==> flow/design.v <==
module alu(clk,src0,src1,shamt,func,dst,dst_EX_DM,ov,zr,neg);
localparam ADD	= 3'b000;
localparam SUB 	= 3'b001;
localparam AND	= 3'b010;
localparam NOR	= 3'b011; 
localparam SLL	= 3'b100;
localparam SRL	= 3'b101;
localparam SRA	= 3'b110;
localparam LHB  = 3'b111;
localparam ADDi 	= 4'b0000;
localparam ADDZi 	= 4'b0001;
localparam SUBi 	= 4'b0010;
localparam ANDi		= 4'b0011;
localparam NORi		= 4'b0100;
localparam SLLi		= 4'b0101;
localparam SRLi		= 4'b0110;
localparam SRAi		= 4'b0111;
localparam LWi		= 4'b1000;
localparam SWi		= 4'b1001;
localparam LHBi		= 4'b1010;
localparam LLBi		= 4'b1011;
localparam BRi		= 4'b1100;
localparam JALi		= 4'b1101;
localparam JRi		= 4'b1110;
localparam HLTi		= 4'b1111;
localparam RF2SRC0 	= 2'b00;
localparam IMM_BR2SRC0 = 2'b01;			 
localparam IMM_JMP2SRC0 = 2'b10;		 
localparam IMM2SRC0 = 2'b11;			 
localparam RF2SRC1	= 2'b00;
localparam IMM2SRC1 = 2'b01;			 
localparam NPC2SRC1 = 2'b10;			 
input clk;
input [15:0] src0,src1;
input [2:0] func;			 
input [3:0] shamt;			 
output [15:0] dst;			 
output reg [15:0] dst_EX_DM;
output ov,zr,neg;
wire [15:0] sum;		 
wire [15:0] sum_sat;	 
wire [15:0] src0_2s_cmp;
wire cin;
wire sat_neg,sat_pos;
wire shft_in;
wire [15:0] shft_l1,shft_l2,shft_l4,shft_l;		 
wire [15:0] shft_r1,shft_r2,shft_r4,shft_r;		 
assign src0_2s_cmp = (func==SUB) ? ~src0 : src0;	 
assign cin = (func==SUB) ? 1 : 0;					 
assign sum = src1 + src0_2s_cmp + cin;
assign sat_neg = (src1[15] && src0_2s_cmp[15] && ~sum[15]) ? 1 : 0;
assign sat_pos = (~src1[15] && !src0_2s_cmp[15] && sum[15]) ? 1 : 0;
assign sum_sat = (sat_pos) ? 16'h7fff :
                 (sat_neg) ? 16'h8000 :
				 sum;
assign ov = sat_pos | sat_neg;
assign shft_l1 = (shamt[0]) ? {src1[14:0],1'b0} : src1;
assign shft_l2 = (shamt[1]) ? {shft_l1[13:0],2'b00} : shft_l1;
assign shft_l4 = (shamt[2]) ? {shft_l2[11:0],4'h0} : shft_l2;
assign shft_l = (shamt[3]) ? {shft_l4[7:0],8'h00} : shft_l4;
assign shft_in = (func==SRA) ? src1[15] : 0;
assign shft_r1 = (shamt[0]) ? {shft_in,src1[15:1]} : src1;
assign shft_r2 = (shamt[1]) ? {{2{shft_in}},shft_r1[15:2]} : shft_r1;
assign shft_r4 = (shamt[2]) ? {{4{shft_in}},shft_r2[15:4]} : shft_r2;
assign shft_r = (shamt[3]) ? {{8{shft_in}},shft_r4[15:8]} : shft_r4;
assign dst = (func==AND) ? src1 & src0 :
			 (func==NOR) ? ~(src1 | src0) :
			 (func==SLL) ? shft_l :
			 ((func==SRL) || (func==SRA)) ? shft_r :
			 (func==LHB) ? {src1[7:0],src0[7:0]} : sum_sat;	 
assign zr = ~|dst;
assign neg = dst[15];
always @(posedge clk)
  dst_EX_DM <= dst;
endmodule
module br_bool(clk,rst_n,clk_z_ID_EX,clk_nv_ID_EX,br_instr_ID_EX,
               jmp_imm_ID_EX,jmp_reg_ID_EX,cc_ID_EX,zr,ov,neg,
			   zr_EX_DM,flow_change_ID_EX);
input clk,rst_n;
input clk_z_ID_EX;			 
input clk_nv_ID_EX;			 
input br_instr_ID_EX;		 
input jmp_imm_ID_EX;		 
input jmp_reg_ID_EX;		 
input [2:0] cc_ID_EX;		 
input zr,ov,neg;			 
output reg flow_change_ID_EX;		 
output reg zr_EX_DM;				 
reg neg_EX_DM,ov_EX_DM;
always @(posedge clk, negedge rst_n)
  if (!rst_n)
    zr_EX_DM  <= 0;
  else if (clk_z_ID_EX) 
    zr_EX_DM  <= zr;
always @(posedge clk, negedge rst_n)
  if (!rst_n)
    begin
      ov_EX_DM  <= 0;
	  neg_EX_DM <= 0;
	end
  else if (clk_nv_ID_EX)
    begin
      ov_EX_DM  <= ov;
	  neg_EX_DM <= neg;
	end
always @* begin
  flow_change_ID_EX = jmp_imm_ID_EX | jmp_reg_ID_EX;	 
  if (br_instr_ID_EX)
    case (cc_ID_EX)
	  3'b000 : flow_change_ID_EX = ~zr_EX_DM;
	  3'b001 : flow_change_ID_EX = zr_EX_DM;
	  3'b010 : flow_change_ID_EX = ~zr_EX_DM & ~neg_EX_DM;
	  3'b011 : flow_change_ID_EX = neg_EX_DM;
	  3'b100 : flow_change_ID_EX = zr_EX_DM | (~zr_EX_DM & ~neg_EX_DM);
	  3'b101 : flow_change_ID_EX = neg_EX_DM | zr_EX_DM;
	  3'b110 : flow_change_ID_EX = ov_EX_DM;
	  3'b111 : flow_change_ID_EX = 1;
	endcase
end
endmodule
module dst_mux(clk,dm_re_EX_DM,dm_rd_data_EX_DM,pc_EX_DM,dst_EX_DM,rf_w_data_DM_WB,jmp_imm_EX_DM);
input clk;
input dm_re_EX_DM;
input jmp_imm_EX_DM;
input [15:0] dm_rd_data_EX_DM;		 
input [15:0] pc_EX_DM;				 
input [15:0] dst_EX_DM;				 
output reg[15:0] rf_w_data_DM_WB;		 
always @(posedge clk)
  if (dm_re_EX_DM)
    rf_w_data_DM_WB <= dm_rd_data_EX_DM;
  else if (jmp_imm_EX_DM)
    rf_w_data_DM_WB <= pc_EX_DM;
  else
    rf_w_data_DM_WB <= dst_EX_DM;
endmodule
module src_mux(clk,stall_ID_EX,stall_EX_DM,src0sel_ID_EX,src1sel_ID_EX,p0,p1,
               imm_ID_EX,pc_ID_EX,p0_EX_DM,src0,src1,dst_EX_DM,dst_DM_WB,
			   byp0_EX,byp0_DM,byp1_EX,byp1_DM);
input clk;
input stall_ID_EX,stall_EX_DM;					 
input [1:0] src0sel_ID_EX,src1sel_ID_EX;		 
input [15:0] p0;					 
input [15:0] p1;					 
input [15:0] pc_ID_EX;				 
input [11:0] imm_ID_EX;				 
input [15:0] dst_EX_DM;				 
input [15:0] dst_DM_WB;				 
input byp0_EX,byp1_EX;				 
input byp0_DM,byp1_DM;				 
output reg [15:0] p0_EX_DM;			 
output [15:0] src0,src1;			 
reg [15:0] p0_ID_EX,p1_ID_EX;		 
wire[15:0] RF_p0,RF_p1;				 
localparam ADD	= 3'b000;
localparam SUB 	= 3'b001;
localparam AND	= 3'b010;
localparam NOR	= 3'b011; 
localparam SLL	= 3'b100;
localparam SRL	= 3'b101;
localparam SRA	= 3'b110;
localparam LHB  = 3'b111;
localparam ADDi 	= 4'b0000;
localparam ADDZi 	= 4'b0001;
localparam SUBi 	= 4'b0010;
localparam ANDi		= 4'b0011;
localparam NORi		= 4'b0100;
localparam SLLi		= 4'b0101;
localparam SRLi		= 4'b0110;
localparam SRAi		= 4'b0111;
localparam LWi		= 4'b1000;
localparam SWi		= 4'b1001;
localparam LHBi		= 4'b1010;
localparam LLBi		= 4'b1011;
localparam BRi		= 4'b1100;
localparam JALi		= 4'b1101;
localparam JRi		= 4'b1110;
localparam HLTi		= 4'b1111;
localparam RF2SRC0 	= 2'b00;
localparam IMM_BR2SRC0 = 2'b01;			 
localparam IMM_JMP2SRC0 = 2'b10;		 
localparam IMM2SRC0 = 2'b11;			 
localparam RF2SRC1	= 2'b00;
localparam IMM2SRC1 = 2'b01;			 
localparam NPC2SRC1 = 2'b10;			 
always @(posedge clk)
  if (!stall_ID_EX)
    begin
	  p0_ID_EX <= p0;
	  p1_ID_EX <= p1;
	end
assign RF_p0 = (byp0_EX) ? dst_EX_DM :		 
               (byp0_DM) ? dst_DM_WB :
			   p0_ID_EX;
assign RF_p1 = (byp1_EX) ? dst_EX_DM :		 
               (byp1_DM) ? dst_DM_WB :
			   p1_ID_EX;	
always @(posedge clk)
  if (!stall_EX_DM)
	p0_EX_DM <= RF_p0;
assign src0 = (src0sel_ID_EX == RF2SRC0) ? RF_p0 : 
              (src0sel_ID_EX == IMM_BR2SRC0) ? {{7{imm_ID_EX[8]}},imm_ID_EX[8:0]} :		 
			  (src0sel_ID_EX == IMM_JMP2SRC0) ? {{4{imm_ID_EX[11]}},imm_ID_EX[11:0]} :	 
              {{12{imm_ID_EX[3]}},imm_ID_EX[3:0]};		 
assign src1 = (src1sel_ID_EX == RF2SRC1) ? RF_p1 : 
              (src1sel_ID_EX == NPC2SRC1) ? pc_ID_EX :	 
			  {{8{imm_ID_EX[7]}},imm_ID_EX[7:0]};			 
endmodule
module pc(clk,rst_n,stall_IM_ID,dst_ID_EX,
          pc,pc_ID_EX,flow_change_ID_EX,pc_EX_DM);
input clk,rst_n;
input flow_change_ID_EX;			 
input stall_IM_ID;					 
input [15:0] dst_ID_EX;				 
output [15:0] pc;					 
output reg [15:0] pc_ID_EX;			 
output reg [15:0] pc_EX_DM;			 
reg [15:0] pc,pc_IM_ID;
wire [15:0] nxt_pc;
assign nxt_pc = pc + 1;
always @(posedge clk, negedge rst_n)
  if (!rst_n)
    pc <= 16'h0000;
  else if (!stall_IM_ID)	 
    if (flow_change_ID_EX)
      pc <= dst_ID_EX;
    else
	  pc <= nxt_pc;
always @(posedge clk)
  if (!stall_IM_ID)
    pc_IM_ID <= nxt_pc;		 
always @(posedge clk)
  pc_ID_EX <= pc_IM_ID;	 
always @(posedge clk)
  pc_EX_DM <= pc_ID_EX;	 
endmodule
module id(clk,rst_n,instr,zr_EX_DM,br_instr_ID_EX,jmp_imm_ID_EX,jmp_reg_ID_EX,
          jmp_imm_EX_DM,rf_re0,rf_re1,
          rf_we_DM_WB,rf_p0_addr,rf_p1_addr,rf_dst_addr_DM_WB,alu_func_ID_EX,src0sel_ID_EX,
		  src1sel_ID_EX,dm_re_EX_DM,dm_we_EX_DM,clk_z_ID_EX,clk_nv_ID_EX,instr_ID_EX,
		  cc_ID_EX, stall_IM_ID,stall_ID_EX,stall_EX_DM,hlt_DM_WB,byp0_EX,byp0_DM,
		  byp1_EX,byp1_DM,flow_change_ID_EX);
input clk,rst_n;
input [15:0] instr;					 
input zr_EX_DM;						 
input flow_change_ID_EX;
output reg jmp_imm_ID_EX;
output reg jmp_reg_ID_EX;
output reg br_instr_ID_EX;			 
output reg jmp_imm_EX_DM;			 
output reg rf_re0;					 
output reg rf_re1;					 
output reg rf_we_DM_WB;				 
output reg [3:0] rf_p0_addr;		 
output reg [3:0] rf_p1_addr;		 
output reg [3:0] rf_dst_addr_DM_WB;	 
output reg [2:0] alu_func_ID_EX;	 
output reg [1:0] src0sel_ID_EX;		 
output reg [1:0] src1sel_ID_EX;		 
output reg dm_re_EX_DM;				 
output reg dm_we_EX_DM;				 
output reg clk_z_ID_EX;				 
output reg clk_nv_ID_EX;			 
output [11:0] instr_ID_EX;			 
output [2:0] cc_ID_EX;				 
output stall_IM_ID;					 
output stall_ID_EX;					 
output stall_EX_DM;					 
output reg hlt_DM_WB;				 
output reg byp0_EX,byp0_DM;			 
output reg byp1_EX,byp1_DM;			 
reg br_instr;
reg jmp_imm;
reg jmp_reg;
reg rf_we;
reg hlt;
reg [3:0] rf_dst_addr;
reg [2:0] alu_func;
reg [1:0] src0sel,src1sel;
reg dm_re;
reg dm_we;
reg clk_z;
reg clk_nv;
reg cond_ex;
reg [15:0] instr_IM_ID;			 
reg	rf_we_ID_EX,rf_we_EX_DM;
reg [3:0] rf_dst_addr_ID_EX,rf_dst_addr_EX_DM;
reg	dm_re_ID_EX;
reg	dm_we_ID_EX;
reg hlt_ID_EX,hlt_EX_DM;
reg [11:0] instr_ID_EX;		 
reg flow_change_EX_DM;		 
reg cond_ex_ID_EX;			 
wire load_use_hazard,flush;
localparam ADD	= 3'b000;
localparam SUB 	= 3'b001;
localparam AND	= 3'b010;
localparam NOR	= 3'b011; 
localparam SLL	= 3'b100;
localparam SRL	= 3'b101;
localparam SRA	= 3'b110;
localparam LHB  = 3'b111;
localparam ADDi 	= 4'b0000;
localparam ADDZi 	= 4'b0001;
localparam SUBi 	= 4'b0010;
localparam ANDi		= 4'b0011;
localparam NORi		= 4'b0100;
localparam SLLi		= 4'b0101;
localparam SRLi		= 4'b0110;
localparam SRAi		= 4'b0111;
localparam LWi		= 4'b1000;
localparam SWi		= 4'b1001;
localparam LHBi		= 4'b1010;
localparam LLBi		= 4'b1011;
localparam BRi		= 4'b1100;
localparam JALi		= 4'b1101;
localparam JRi		= 4'b1110;
localparam HLTi		= 4'b1111;
localparam RF2SRC0 	= 2'b00;
localparam IMM_BR2SRC0 = 2'b01;			 
localparam IMM_JMP2SRC0 = 2'b10;		 
localparam IMM2SRC0 = 2'b11;			 
localparam RF2SRC1	= 2'b00;
localparam IMM2SRC1 = 2'b01;			 
localparam NPC2SRC1 = 2'b10;			 
always @(posedge clk, negedge rst_n)
  if (!rst_n)
    instr_IM_ID <= 16'hb000;			 
  else if (!stall_IM_ID)
    instr_IM_ID <= instr;				 
always @(posedge clk)
  if (!stall_ID_EX)
    begin
	  br_instr_ID_EX 	<= br_instr & !load_use_hazard & !flush;
	  jmp_imm_ID_EX   	<= jmp_imm & !load_use_hazard & !flush;
	  jmp_reg_ID_EX   	<= jmp_reg & !load_use_hazard & !flush;
	  rf_we_ID_EX     	<= rf_we & !load_use_hazard & !flush;
	  rf_dst_addr_ID_EX	<= rf_dst_addr;
	  alu_func_ID_EX    <= alu_func;
	  src0sel_ID_EX		<= src0sel;
	  src1sel_ID_EX		<= src1sel;
	  dm_re_ID_EX       <= dm_re & !load_use_hazard & !flush;
	  dm_we_ID_EX       <= dm_we & !load_use_hazard & !flush;
	  clk_z_ID_EX		<= clk_z & !load_use_hazard & !flush;
	  clk_nv_ID_EX		<= clk_nv & !load_use_hazard & !flush;
	  instr_ID_EX		<= instr_IM_ID[11:0];
	  cond_ex_ID_EX 	<= cond_ex;
	end
always @(posedge clk)
  if (!stall_EX_DM)
    begin
	  rf_we_EX_DM		<= rf_we_ID_EX & (!(cond_ex_ID_EX & !zr_EX_DM));	 
	  rf_dst_addr_EX_DM <= rf_dst_addr_ID_EX;
      dm_re_EX_DM		<= dm_re_ID_EX;
	  dm_we_EX_DM		<= dm_we_ID_EX;
	  jmp_imm_EX_DM 	<= jmp_imm_ID_EX;
	end
always @(posedge clk) begin
  rf_we_DM_WB 		<= rf_we_EX_DM;
  rf_dst_addr_DM_WB <= rf_dst_addr_EX_DM;
end
always @(posedge clk, negedge rst_n)
  if (!rst_n) 
    begin
	  byp0_EX <= 1'b0;
	  byp0_DM <= 1'b0;
	  byp1_EX <= 1'b0;
	  byp1_DM <= 1'b0;
	end
  else
    begin
	  byp0_EX <= (rf_dst_addr_ID_EX==rf_p0_addr) ? (rf_we_ID_EX & !(cond_ex_ID_EX & !zr_EX_DM) & |rf_p0_addr) : 1'b0;
	  byp0_DM <= (rf_dst_addr_EX_DM==rf_p0_addr) ? (rf_we_EX_DM & |rf_p0_addr) : 1'b0;
	  byp1_EX <= (rf_dst_addr_ID_EX==rf_p1_addr) ? (rf_we_ID_EX & !(cond_ex_ID_EX & !zr_EX_DM) & |rf_p1_addr) : 1'b0;
	  byp1_DM <= (rf_dst_addr_EX_DM==rf_p1_addr) ? (rf_we_EX_DM & |rf_p1_addr) : 1'b0;
	end
always @(posedge clk, negedge rst_n)
  if (!rst_n)
    begin
	  hlt_ID_EX <= 1'b0;
	  hlt_EX_DM <= 1'b0;
	  hlt_DM_WB <= 1'b0;
    end
  else
    begin
	  hlt_ID_EX <= hlt & !flush | hlt_ID_EX;	 
	  hlt_EX_DM <= hlt_ID_EX;
	  hlt_DM_WB <= hlt_EX_DM;
	end
always @(posedge clk, negedge rst_n)
  if (!rst_n)
    flow_change_EX_DM <= 1'b0;
  else if(!stall_EX_DM)
    flow_change_EX_DM <= flow_change_ID_EX;
assign flush = flow_change_ID_EX | flow_change_EX_DM | hlt_ID_EX | hlt_EX_DM;
assign load_use_hazard = (((rf_dst_addr_ID_EX==rf_p0_addr) && rf_re0) || 
                          ((rf_dst_addr_ID_EX==rf_p1_addr) && rf_re1)) ? dm_re_ID_EX : 1'b0;
assign stall_IM_ID = hlt_ID_EX | load_use_hazard;
assign stall_ID_EX = 1'b0;  
assign stall_EX_DM = 1'b0;  
assign cc_ID_EX = instr_ID_EX[11:9];
always @* begin
  br_instr = 0;
  jmp_imm = 0;
  jmp_reg = 0;
  rf_re0 = 0;
  rf_re1 = 0;
  rf_we = 0;
  rf_p0_addr = instr_IM_ID[3:0];
  rf_p1_addr = instr_IM_ID[7:4];
  rf_dst_addr = instr_IM_ID[11:8];
  alu_func = ADD;
  src0sel = RF2SRC0;
  src1sel = RF2SRC1;
  dm_re = 0;
  dm_we = 0;
  clk_z = 0;
  clk_nv = 0;
  hlt = 0;
  cond_ex = 0;
  case (instr_IM_ID[15:12])
    ADDi : begin
	  rf_re0 = 1;
	  rf_re1 = 1;
	  rf_we = 1;
      clk_z = 1;
      clk_nv = 1;
	end
	ADDZi : begin
	  rf_re0 = 1;
	  rf_re1 = 1;
	  rf_we = 1;	 
      clk_z = 1;
      clk_nv = 1;
	  cond_ex = 1;	 
	end
	SUBi : begin
	  rf_re0 = 1;
	  rf_re1 = 1;
	  rf_we = 1;
      alu_func = SUB;	
      clk_z = 1;
      clk_nv = 1;	  
	end
	ANDi : begin
	  rf_re0 = 1;
	  rf_re1 = 1;
	  rf_we = 1;
      alu_func = AND;
	  clk_z = 1;
	end
	NORi : begin
	  rf_re0 = 1;
	  rf_re1 = 1;
	  rf_we = 1;
      alu_func = NOR;
	  clk_z = 1;
	end	
	SLLi : begin
	  rf_re1 = 1;
	  rf_we = 1;
      alu_func = SLL;
	  clk_z = 1;
	end	
	SRLi : begin
	  rf_re1 = 1;
	  rf_we = 1;
      alu_func = SRL;
	  clk_z = 1;
	end	
	SRAi : begin
	  rf_re1 = 1;
	  rf_we = 1;
      alu_func = SRA;
	  clk_z = 1;
	end
	LWi : begin
	  src0sel = IMM2SRC0;		 
	  rf_re1 = 1;
	  rf_we = 1;
	  dm_re = 1;
	end
	SWi : begin
	  src0sel = IMM2SRC0;					 
	  rf_re1 = 1;							 
	  rf_re0 = 1;							 
	  rf_p0_addr = instr_IM_ID[11:8];		 
	  dm_we = 1;
	end
	LHBi : begin
	  rf_re0 = 1;
	  rf_p0_addr = instr_IM_ID[11:8];		 
	  src1sel = IMM2SRC1;					 
	  rf_we = 1;
	  alu_func = LHB;
	end
	LLBi : begin
	  rf_re0 = 1;					 
	  rf_p0_addr = 4'h0;			 
	  src1sel = IMM2SRC1;			 
	  rf_we = 1;
	end
    BRi : begin
	  src0sel = IMM_BR2SRC0;		 
	  src1sel = NPC2SRC1;			 
	  br_instr = 1;
	end
	JALi : begin
	  src0sel = IMM_JMP2SRC0;		 
	  src1sel = NPC2SRC1;			 
	  rf_we = 1;
	  rf_dst_addr = 4'hF;			 
	  jmp_imm = 1;
	end
	JRi : begin
	  rf_re0 = 1;					 
	  rf_p0_addr = 4'h0;
	  rf_re1 = 1;					 
	  jmp_reg = 1;
	end
	HLTi : begin
	  hlt = 1;
	end
  endcase
end
endmodule
module rf(clk,p0_addr,p1_addr,p0,p1,re0,re1,dst_addr,dst,we);
input clk;
input [3:0] p0_addr, p1_addr;			 
input re0,re1;							 
input [3:0] dst_addr;					 
input [15:0] dst;						 
input we;								 
output [15:0] p0,p1;  					 
reg [15:0] mem[0:15];					 
always @(posedge clk)
  if (we)
    mem[dst_addr] <= dst;
assign p0 = (p0_addr == 4'h0) ? 16'b0 : ((we && (p0_addr == dst_addr)) ? dst : mem[p0_addr]);
assign p1 = (p1_addr == 4'h0) ? 16'b0 : ((we && (p1_addr == dst_addr)) ? dst : mem[p1_addr]);
endmodule
module cpu(clk,rst_n, iaddr, instr, wdata, we, addr, re, rdata, hlt);
input clk,rst_n;
input [15:0] instr;				 
input [15:0] rdata; 			 
output we, re; 
output [15:0] iaddr;			 
output [15:0] addr; 
output [15:0] wdata; 
output hlt;						 
wire [11:0] instr_ID_EX;		 
wire [15:0] src0,src1;			 
wire [15:0] dst_EX_DM;			 
wire [15:0] dst_ID_EX;			 
wire [15:0] pc_ID_EX;			 
wire [15:0] pc_EX_DM;			 
wire [15:0] rf_w_data_DM_WB;	 
wire [15:0] p0,p1;				 
wire [3:0] rf_p0_addr;			 
wire [3:0] rf_p1_addr;			 
wire [3:0] rf_dst_addr_DM_WB;	 
wire [2:0] alu_func_ID_EX;		 
wire [1:0] src0sel_ID_EX;		 
wire [1:0] src1sel_ID_EX;		 
wire [2:0] cc_ID_EX;			 
wire [15:0] p0_EX_DM;			 
wire stall_IM_ID,stall_ID_EX,stall_EX_DM;
wire flow_change_ID_EX,zr_EX_DM,br_instr_ID_EX,jmp_imm_ID_EX,jmp_reg_ID_EX,jmp_imm_EX_DM;
wire rf_re0,rf_re1,rf_we_DM_WB,dm_re_EX_DM,dm_we_EX_DM,clk_z_ID_EX,clk_nv_ID_EX;
wire hlt_DM_WB,byp0_EX,byp0_DM,byp1_EX,byp1_DM;
wire ov,zr,neg;
pc iPC(.clk(clk), .rst_n(rst_n), .stall_IM_ID(stall_IM_ID), .pc(iaddr), .dst_ID_EX(dst_ID_EX),
       .pc_ID_EX(pc_ID_EX), .pc_EX_DM(pc_EX_DM), .flow_change_ID_EX(flow_change_ID_EX));
id	iID(.clk(clk), .rst_n(rst_n), .instr(instr), .zr_EX_DM(zr_EX_DM), .br_instr_ID_EX(br_instr_ID_EX),
        .jmp_imm_ID_EX(jmp_imm_ID_EX), .jmp_reg_ID_EX(jmp_reg_ID_EX), .jmp_imm_EX_DM(jmp_imm_EX_DM), .rf_re0(rf_re0),
		.rf_re1(rf_re1), .rf_we_DM_WB(rf_we_DM_WB), .rf_p0_addr(rf_p0_addr), .rf_p1_addr(rf_p1_addr),
		.rf_dst_addr_DM_WB(rf_dst_addr_DM_WB), .alu_func_ID_EX(alu_func_ID_EX),
		.src0sel_ID_EX(src0sel_ID_EX), .src1sel_ID_EX(src1sel_ID_EX), .dm_re_EX_DM(dm_re_EX_DM),
		.dm_we_EX_DM(dm_we_EX_DM), .clk_z_ID_EX(clk_z_ID_EX), .clk_nv_ID_EX(clk_nv_ID_EX),
		.instr_ID_EX(instr_ID_EX), .cc_ID_EX(cc_ID_EX), .stall_IM_ID(stall_IM_ID),
		.stall_ID_EX(stall_ID_EX), .stall_EX_DM(stall_EX_DM), .hlt_DM_WB(hlt_DM_WB),
		.byp0_EX(byp0_EX), .byp0_DM(byp0_DM), .byp1_EX(byp1_EX), .byp1_DM(byp1_DM),
		.flow_change_ID_EX(flow_change_ID_EX));
rf iRF(.clk(clk), .p0_addr(rf_p0_addr), .p1_addr(rf_p1_addr), .p0(p0), .p1(p1),
       .re0(rf_re0), .re1(rf_re1), .dst_addr(rf_dst_addr_DM_WB), .dst(rf_w_data_DM_WB),
 	   .we(rf_we_DM_WB));
src_mux ISRCMUX(.clk(clk), .stall_ID_EX(stall_ID_EX), .stall_EX_DM(stall_EX_DM),
                .src0sel_ID_EX(src0sel_ID_EX), .src1sel_ID_EX(src1sel_ID_EX), .p0(p0), .p1(p1),
                .imm_ID_EX(instr_ID_EX), .pc_ID_EX(pc_ID_EX), .p0_EX_DM(p0_EX_DM),
				.src0(src0), .src1(src1), .dst_EX_DM(dst_EX_DM), .dst_DM_WB(rf_w_data_DM_WB),
			    .byp0_EX(byp0_EX), .byp0_DM(byp0_DM), .byp1_EX(byp1_EX), .byp1_DM(byp1_DM));
alu iALU(.clk(clk), .src0(src0), .src1(src1), .shamt(instr_ID_EX[3:0]), .func(alu_func_ID_EX),
         .dst(dst_ID_EX), .dst_EX_DM(dst_EX_DM), .ov(ov), .zr(zr), .neg(neg));
dst_mux iDSTMUX(.clk(clk), .dm_re_EX_DM(dm_re_EX_DM), .dm_rd_data_EX_DM(rdata),
                .dst_EX_DM(dst_EX_DM), .pc_EX_DM(pc_EX_DM), .rf_w_data_DM_WB(rf_w_data_DM_WB),
				.jmp_imm_EX_DM(jmp_imm_EX_DM));
br_bool iBRL(.clk(clk), .rst_n(rst_n), .clk_z_ID_EX(clk_z_ID_EX), .clk_nv_ID_EX(clk_nv_ID_EX),
             .br_instr_ID_EX(br_instr_ID_EX), .jmp_imm_ID_EX(jmp_imm_ID_EX),
			 .jmp_reg_ID_EX(jmp_reg_ID_EX), .cc_ID_EX(cc_ID_EX), .zr(zr), .ov(ov),
			 .zr_EX_DM(zr_EX_DM), .neg(neg), .flow_change_ID_EX(flow_change_ID_EX));	
assign wdata = p0_EX_DM; 
assign addr = dst_EX_DM; 
assign re = dm_re_EX_DM;
assign we = dm_we_EX_DM; 
assign hlt = hlt_DM_WB;
endmodule
* Reports on cpu
The steps from the RTL of cpu to its reports follow in flow order. Line numbers count from 1 in the design file above. Cell names lack the library's common part. A cell with n/a has no value.
Inputs: design top cpu, clock port clk, cell library sky130hd, timing corner tt_025C_1v80

* Elaborated design
Yosys after proc, flatten, opt, wreduce and memory -nomap, before mapping. Enables and synchronous resets that opt folds into registers are not counted as muxes. Print and check cells are not counted. Equal cells are merged and count once. Yosys's memory passes give these memory sizes; they may raise the number of words (mostly to a power of two), join words into wider ones and drop unused or constant bits.
Operators by class: reduce/logical cells 49, bitwise logic cells 41, mux-type cells 59, eq/ne operators 36, $add $sub $neg 3
Operators with widths (number):
- two-way mux 16 bit | 29
- OR reduction 15 bit | 7
- OR reduction 12 bit | 4
- NOT 16 bit | 2
- == test 4 bit with constant B | 8
- AND 1 bit | 24
- == test 3 bit with constant B | 8
- case mux 3 bit (select 8 bit) | 1
- case mux 1 bit (select 2 bit) | 12
- OR reduction 9 bit | 2
- adder 16 x 1 -> 16 bit | 1
- adder 16 x 1 -> 16 bit with constant B | 1
- adder 16 bit | 1
- AND 16 bit | 1
- bitwise OR 16 bit | 1
- OR reduction 16 bit | 1
- == test 4 x 3 -> 1 bit with constant B | 4
- == test 4 bit | 4
- OR reduction 8 bit | 2
- OR reduction 13 bit | 1
- == test 3 x 2 -> 1 bit with constant B | 4
- logical NOT 4 bit | 3
- OR reduction 4 bit | 3
- case mux 4 bit (select 3 bit) | 1
- OR reduction 11 bit | 1
- two-way mux 1 bit | 11
- OR reduction 2 bit | 5
- bitwise OR 1 bit | 9
Other operator kinds: 19; their cells: 37.
Bit counts: bits in writable memories 256, output and inout bits 51, cells after elaboration 229, clocked read ports x word width 32, memory cells 1, register bits after elaboration 184
Memories:
- iRF.mem | words 16, width 16, read ports 2, write ports 1, line 535 | reg [15:0] mem[0:15];

* Longest topological paths
Yosys ltp: most cells in a row. Word level: on the elaborated netlist, between registers, memories and ports. Mapped: between sequential cells and ports; inverters and the memories' decode and read muxes count.
Depth: word-level depth 20, ABC_AREA 0, mapped depth 19, depth with buffers taken out 16

* After synthesis
Source: synth_stat.txt of the flow (Yosys; design flattened, memories mapped). It holds for the ABC_AREA given above (unset counts as 0); a run with the other value may have another netlist.
Cells by type:
- edfxtp_1 | number 272, total area 8.17E+03 um^2
- dfxtp_1 | number 162, total area 3243.11 um^2
- mux4_2 | number 98, total area 2.21E+03 um^2
- nand2_1 | number 426, total area 1.6E+03 um^2
- dfrtp_1 | number 40, total area 1000.96 um^2
- mux2i_1 | number 80, total area 800.768 um^2
- o21ai_0 | number 109, total area 545.523 um^2
- clkbuf_1 | number 128, total area 480.461 um^2
- a21oi_1 | number 93, total area 465.446 um^2
- nand3_1 | number 93, total area 465.446 um^2
- a311oi_1 | number 52, total area 455.437 um^2
- nor2_1 | number 119, total area 446.678 um^2
- xnor2_1 | number 36, total area 315.302 um^2
- and3_1 | number 50, total area 312.8 um^2
- mux2_2 | number 26, total area 292.781 um^2
- nand2b_1 | number 46, total area 287.776 um^2
- xor2_1 | number 27, total area 236.477 um^2
- a31oi_1 | number 36, total area 225.216 um^2
Other cell types: 67; their cells: 446.
Synthesis totals: mapped flip-flops 477, sequential area 12490.7 um^2, mapped area 24957.7 um^2, buffer cells 171, cell count 2339
By module: a second synthesis without flattening, with its own total; a netlist apart from the flattened one above.
Second synthesis, totals: cells (unflattened synthesis) 1933, area (unflattened synthesis) 24848.8 um^2
Each row is one instance without its submodules.
By module:
- rf | area 12169.2 um^2, instances 1, cells 623, sequential area 7687.4 um^2
- alu | area 4107.7 um^2, instances 1, cells 580, sequential area 320.3 um^2
- src_mux | area 2726.4 um^2, instances 1, cells 222, sequential area 1441.4 um^2
- id | area 2713.9 um^2, instances 1, cells 238, sequential area 1505.2 um^2
- pc | area 2288.4 um^2, instances 1, cells 182, sequential area 1521.5 um^2
- dst_mux | area 665.6 um^2, instances 1, cells 69, sequential area 320.3 um^2
- br_bool | area 177.7 um^2, instances 1, cells 19, sequential area 75.1 um^2
- cpu | area 0.0 um^2, instances 1, cells 0, sequential area 0.0 um^2

* Timing after synthesis
OpenSTA on the mapped netlist: ideal clock, no wires. The path of least setup slack (recovery checks aside). Input and output delay are each 20% of the period. Register names are those of the netlist, which keeps one name where synthesis merged equal registers.
Path after synthesis: path kind register to register, from register iID.src1sel_ID_EX[0], to register iBRL.zr_EX_DM, path buffers 5, period 6.2 ns, stages on the path 19, delay of the path 4.812 ns, path slack 1.388 ns, data arrival time 4.708 ns, setup time 0.104 ns, synthesis period reached 4.812 ns
"delay of the path" is the arrival time less input delay plus setup time. "stages on the path": output pins that drive a net of the path, with the launching flip-flop's if there is one; two outputs of one cell count as two. "synthesis period reached" is the clock period less the worst setup slack; recovery checks do not enter. This is arithmetic on one report: input and output delays are still those of the set period (20% each). Between the ends stands the longest chain of elaborated cells between them, by number of cells; it is not shown to be the way that was timed. Of several equally long chains one is given. Each line given opens the expression or statement behind the cell; cells for indexed reads and writes are added by Yosys, which also makes memories of some case tables.
Between the ends, after synthesis: path through dfxtp_1 > buf_2 > buf_1 > clkbuf_1 > buf_1 > a21o_1 > inv_1 > ha_1 > a21oi_1 > o21ai_0 > a211oi_1 > mux2_2 > or4_1 > clkbuf_1 > a311oi_1 > o22ai_1 > nor4_1 > nand4b_1 > o41ai_2, length of the longest elaborated chain 17
RTL lines, path after synthesis:
- start: declaration | line 259 | output reg [1:0] src1sel_ID_EX;
- start: assignment | line 341 | src1sel_ID_EX <= src1sel;
- == test 2 bit | line 206 | (src1sel_ID_EX == NPC2SRC1) ? pc_ID_EX :
- two-way mux 16 bit | line 206
- two-way mux 16 bit | line 205 | assign src1 = (src1sel_ID_EX == RF2SRC1) ? RF_p1 :
- adder 16 bit | line 50 | assign sum = src1 + src0_2s_cmp + cin;
- adder 16 x 1 -> 16 bit | line 50
- NOT 1 bit | line 51 | assign sat_neg = (src1[15] && src0_2s_cmp[15] && ~sum[15]) ? 1 : 0;
- logical AND 1 bit | line 51
- [3 not listed]
- two-way mux 16 bit | line 70 | (func==LHB) ? {src1[7:0],src0[7:0]} : sum_sat;
- two-way mux 16 bit | line 69 | ((func==SRL) || (func==SRA)) ? shft_r :
- two-way mux 16 bit | line 68 | (func==SLL) ? shft_l :
- two-way mux 16 bit | line 67 | (func==NOR) ? ~(src1 | src0) :
- two-way mux 16 bit | line 66 | assign dst = (func==AND) ? src1 & src0 :
- OR reduction 16 bit | line 71 | assign zr = ~|dst;
- logical NOT 1 bit | line 71
- end: assignment | line 92 | zr_EX_DM  <= 0;
- end: assignment | line 94 | zr_EX_DM  <= zr;
- end: declaration | line 88 | output reg zr_EX_DM;
Nets of the timed path that keep an RTL name, with a line that drives or declares them; the list need not be complete.
Nets with RTL names, path after synthesis (line):
- dst_ID_EX[15] | 66

* Worst path after layout
Path of least setup slack in the final report of flow run A (OpenROAD, finished layout, wires in). Where an end is a register, its clock arrival counts in the times.
Path post-layout: path kind register to register, from register iID.byp0_DM, to register iBRL.zr_EX_DM, setup time 0.11 ns, stages on the path 19, path buffers 3, period 4.18 ns, path slack -0.39 ns, data arrival time 5.06 ns
Between the ends stands the longest chain of elaborated cells between them, by number of cells; it is not shown to be the way that was timed. Of several equally long chains one is given.
Between the ends, post-layout: path through dfrtp_2 > buf_12 > mux2i_4 > o21ai_0 > a21oi_2 > xnor2_1 > ha_1 > nand2_1 > nor3_2 > a211oi_2 > buf_4 > mux2_4 > or4_4 > o311a_1 > o211ai_1 > buf_4 > nor4_2 > nand4b_1 > o41ai_2, length of the longest elaborated chain 19
RTL lines, path post-layout:
- start: declaration | line 270 | output reg byp0_EX,byp0_DM;
- start: assignment | line 366 | byp0_DM <= 1'b0;
- start: assignment | line 373 | byp0_DM <= (rf_dst_addr_EX_DM==rf_p0_addr) ? (rf_we_EX_DM & |rf_p0_addr) : 1'b0;
- two-way mux 16 bit | line 193 | (byp0_DM) ? dst_DM_WB :
- two-way mux 16 bit | line 192 | assign RF_p0 = (byp0_EX) ? dst_EX_DM :
- two-way mux 16 bit | line 201 | assign src0 = (src0sel_ID_EX == RF2SRC0) ? RF_p0 :
- NOT 16 bit | line 48 | assign src0_2s_cmp = (func==SUB) ? ~src0 : src0;
- two-way mux 16 bit | line 48
- adder 16 bit | line 50 | assign sum = src1 + src0_2s_cmp + cin;
- adder 16 x 1 -> 16 bit | line 50
- [5 not listed]
- two-way mux 16 bit | line 70 | (func==LHB) ? {src1[7:0],src0[7:0]} : sum_sat;
- two-way mux 16 bit | line 69 | ((func==SRL) || (func==SRA)) ? shft_r :
- two-way mux 16 bit | line 68 | (func==SLL) ? shft_l :
- two-way mux 16 bit | line 67 | (func==NOR) ? ~(src1 | src0) :
- two-way mux 16 bit | line 66 | assign dst = (func==AND) ? src1 & src0 :
- OR reduction 16 bit | line 71 | assign zr = ~|dst;
- logical NOT 1 bit | line 71
- end: assignment | line 92 | zr_EX_DM  <= 0;
- end: assignment | line 94 | zr_EX_DM  <= zr;
- end: declaration | line 88 | output reg zr_EX_DM;
Nets of the timed path that keep an RTL name, with a line that drives or declares them; the list need not be complete.
Nets with RTL names, path post-layout (line):
- ISRCMUX.RF_p0[8] | 192
- dst_ID_EX[4] | 66

==> runs of cpu <==
Record of 2 stored runs of the RTL-to-layout flow on cpu, platform sky130hd. The runs are unordered. Constraints: input delay and output delay 20% of the set period each, output load 0.01 pF.
"time on the worst setup path" is the time allowed to the run's worst setup path (the clock period less input and output delay, where it has them) less its slack. Clock arrival times count: a late capture clock shortens it, a late launch clock lengthens it.

[flow run A] flow files
==> flow/run.sh <==
#!/bin/bash
# the make line also repeats the synthesis and layout settings of config.mk as NAME=value (left out here)
make -C /OpenROAD-flow-scripts/flow DESIGN_CONFIG=/design/flow/config.mk WORK_HOME=/design/flow/orfs CLKGATE_MAP_FILE= finish
==> flow/config.mk <==
export PLATFORM = sky130hd
export DESIGN_NAME = cpu
export DESIGN_NICKNAME = cpu
export VERILOG_FILES = /design/flow/design.v
export SDC_FILE = /design/flow/constraint.sdc
export NUM_CORES = 4
export LEC_CHECK = 0
export CAP_MARGIN = 20
export CORE_MARGIN = 2
export CORE_UTILIZATION = 40
export SLEW_MARGIN = 20
==> flow/constraint.sdc <==
create_clock -name core_clock -period 4.18 [get_ports {clk}]
set_input_delay 0.8360 -clock core_clock [delete_from_list [all_inputs] [get_ports {clk}]]
set_output_delay 0.8360 -clock core_clock [all_outputs]
set_load 0.01 [all_outputs]

[flow run A] result: smallest setup slack -0.393 ns; die area 64409.4 um^2; post-route utilization 52.4 %; chip area after synthesis (Yosys) 24957.7 um^2; time on the worst setup path 4.57 ns; kind of the worst setup path register to register

[flow run B] flow files
==> flow/run.sh <==
#!/bin/bash
# the make line also repeats the synthesis and layout settings of config.mk as NAME=value (left out here)
make -C /OpenROAD-flow-scripts/flow DESIGN_CONFIG=/design/flow/config.mk WORK_HOME=/design/flow/orfs CLKGATE_MAP_FILE= finish
==> flow/config.mk <==
export PLATFORM = sky130hd
export DESIGN_NAME = cpu
export DESIGN_NICKNAME = cpu
export VERILOG_FILES = /design/flow/design.v
export SDC_FILE = /design/flow/constraint.sdc
export NUM_CORES = 4
export LEC_CHECK = 0
export CAP_MARGIN = 5
export CELL_PAD_IN_SITES_GLOBAL_PLACEMENT = 3
export CORE_MARGIN = 2
export CORE_UTILIZATION = 29
export GPL_TIMING_DRIVEN = 1
export PLACE_DENSITY = 0.6
export SETUP_SLACK_MARGIN = 0.88
export SLEW_MARGIN = 25
==> flow/constraint.sdc <==
create_clock -name core_clock -period 9.44 [get_ports {clk}]
set_input_delay 1.8880 -clock core_clock [delete_from_list [all_inputs] [get_ports {clk}]]
set_output_delay 1.8880 -clock core_clock [all_outputs]
set_load 0.01 [all_outputs]

[flow run B] result: smallest setup slack 3.074 ns; die area 88423.0 um^2; post-route utilization 34.1 %; chip area after synthesis (Yosys) 24957.7 um^2; time on the worst setup path 6.37 ns; kind of the worst setup path register to register
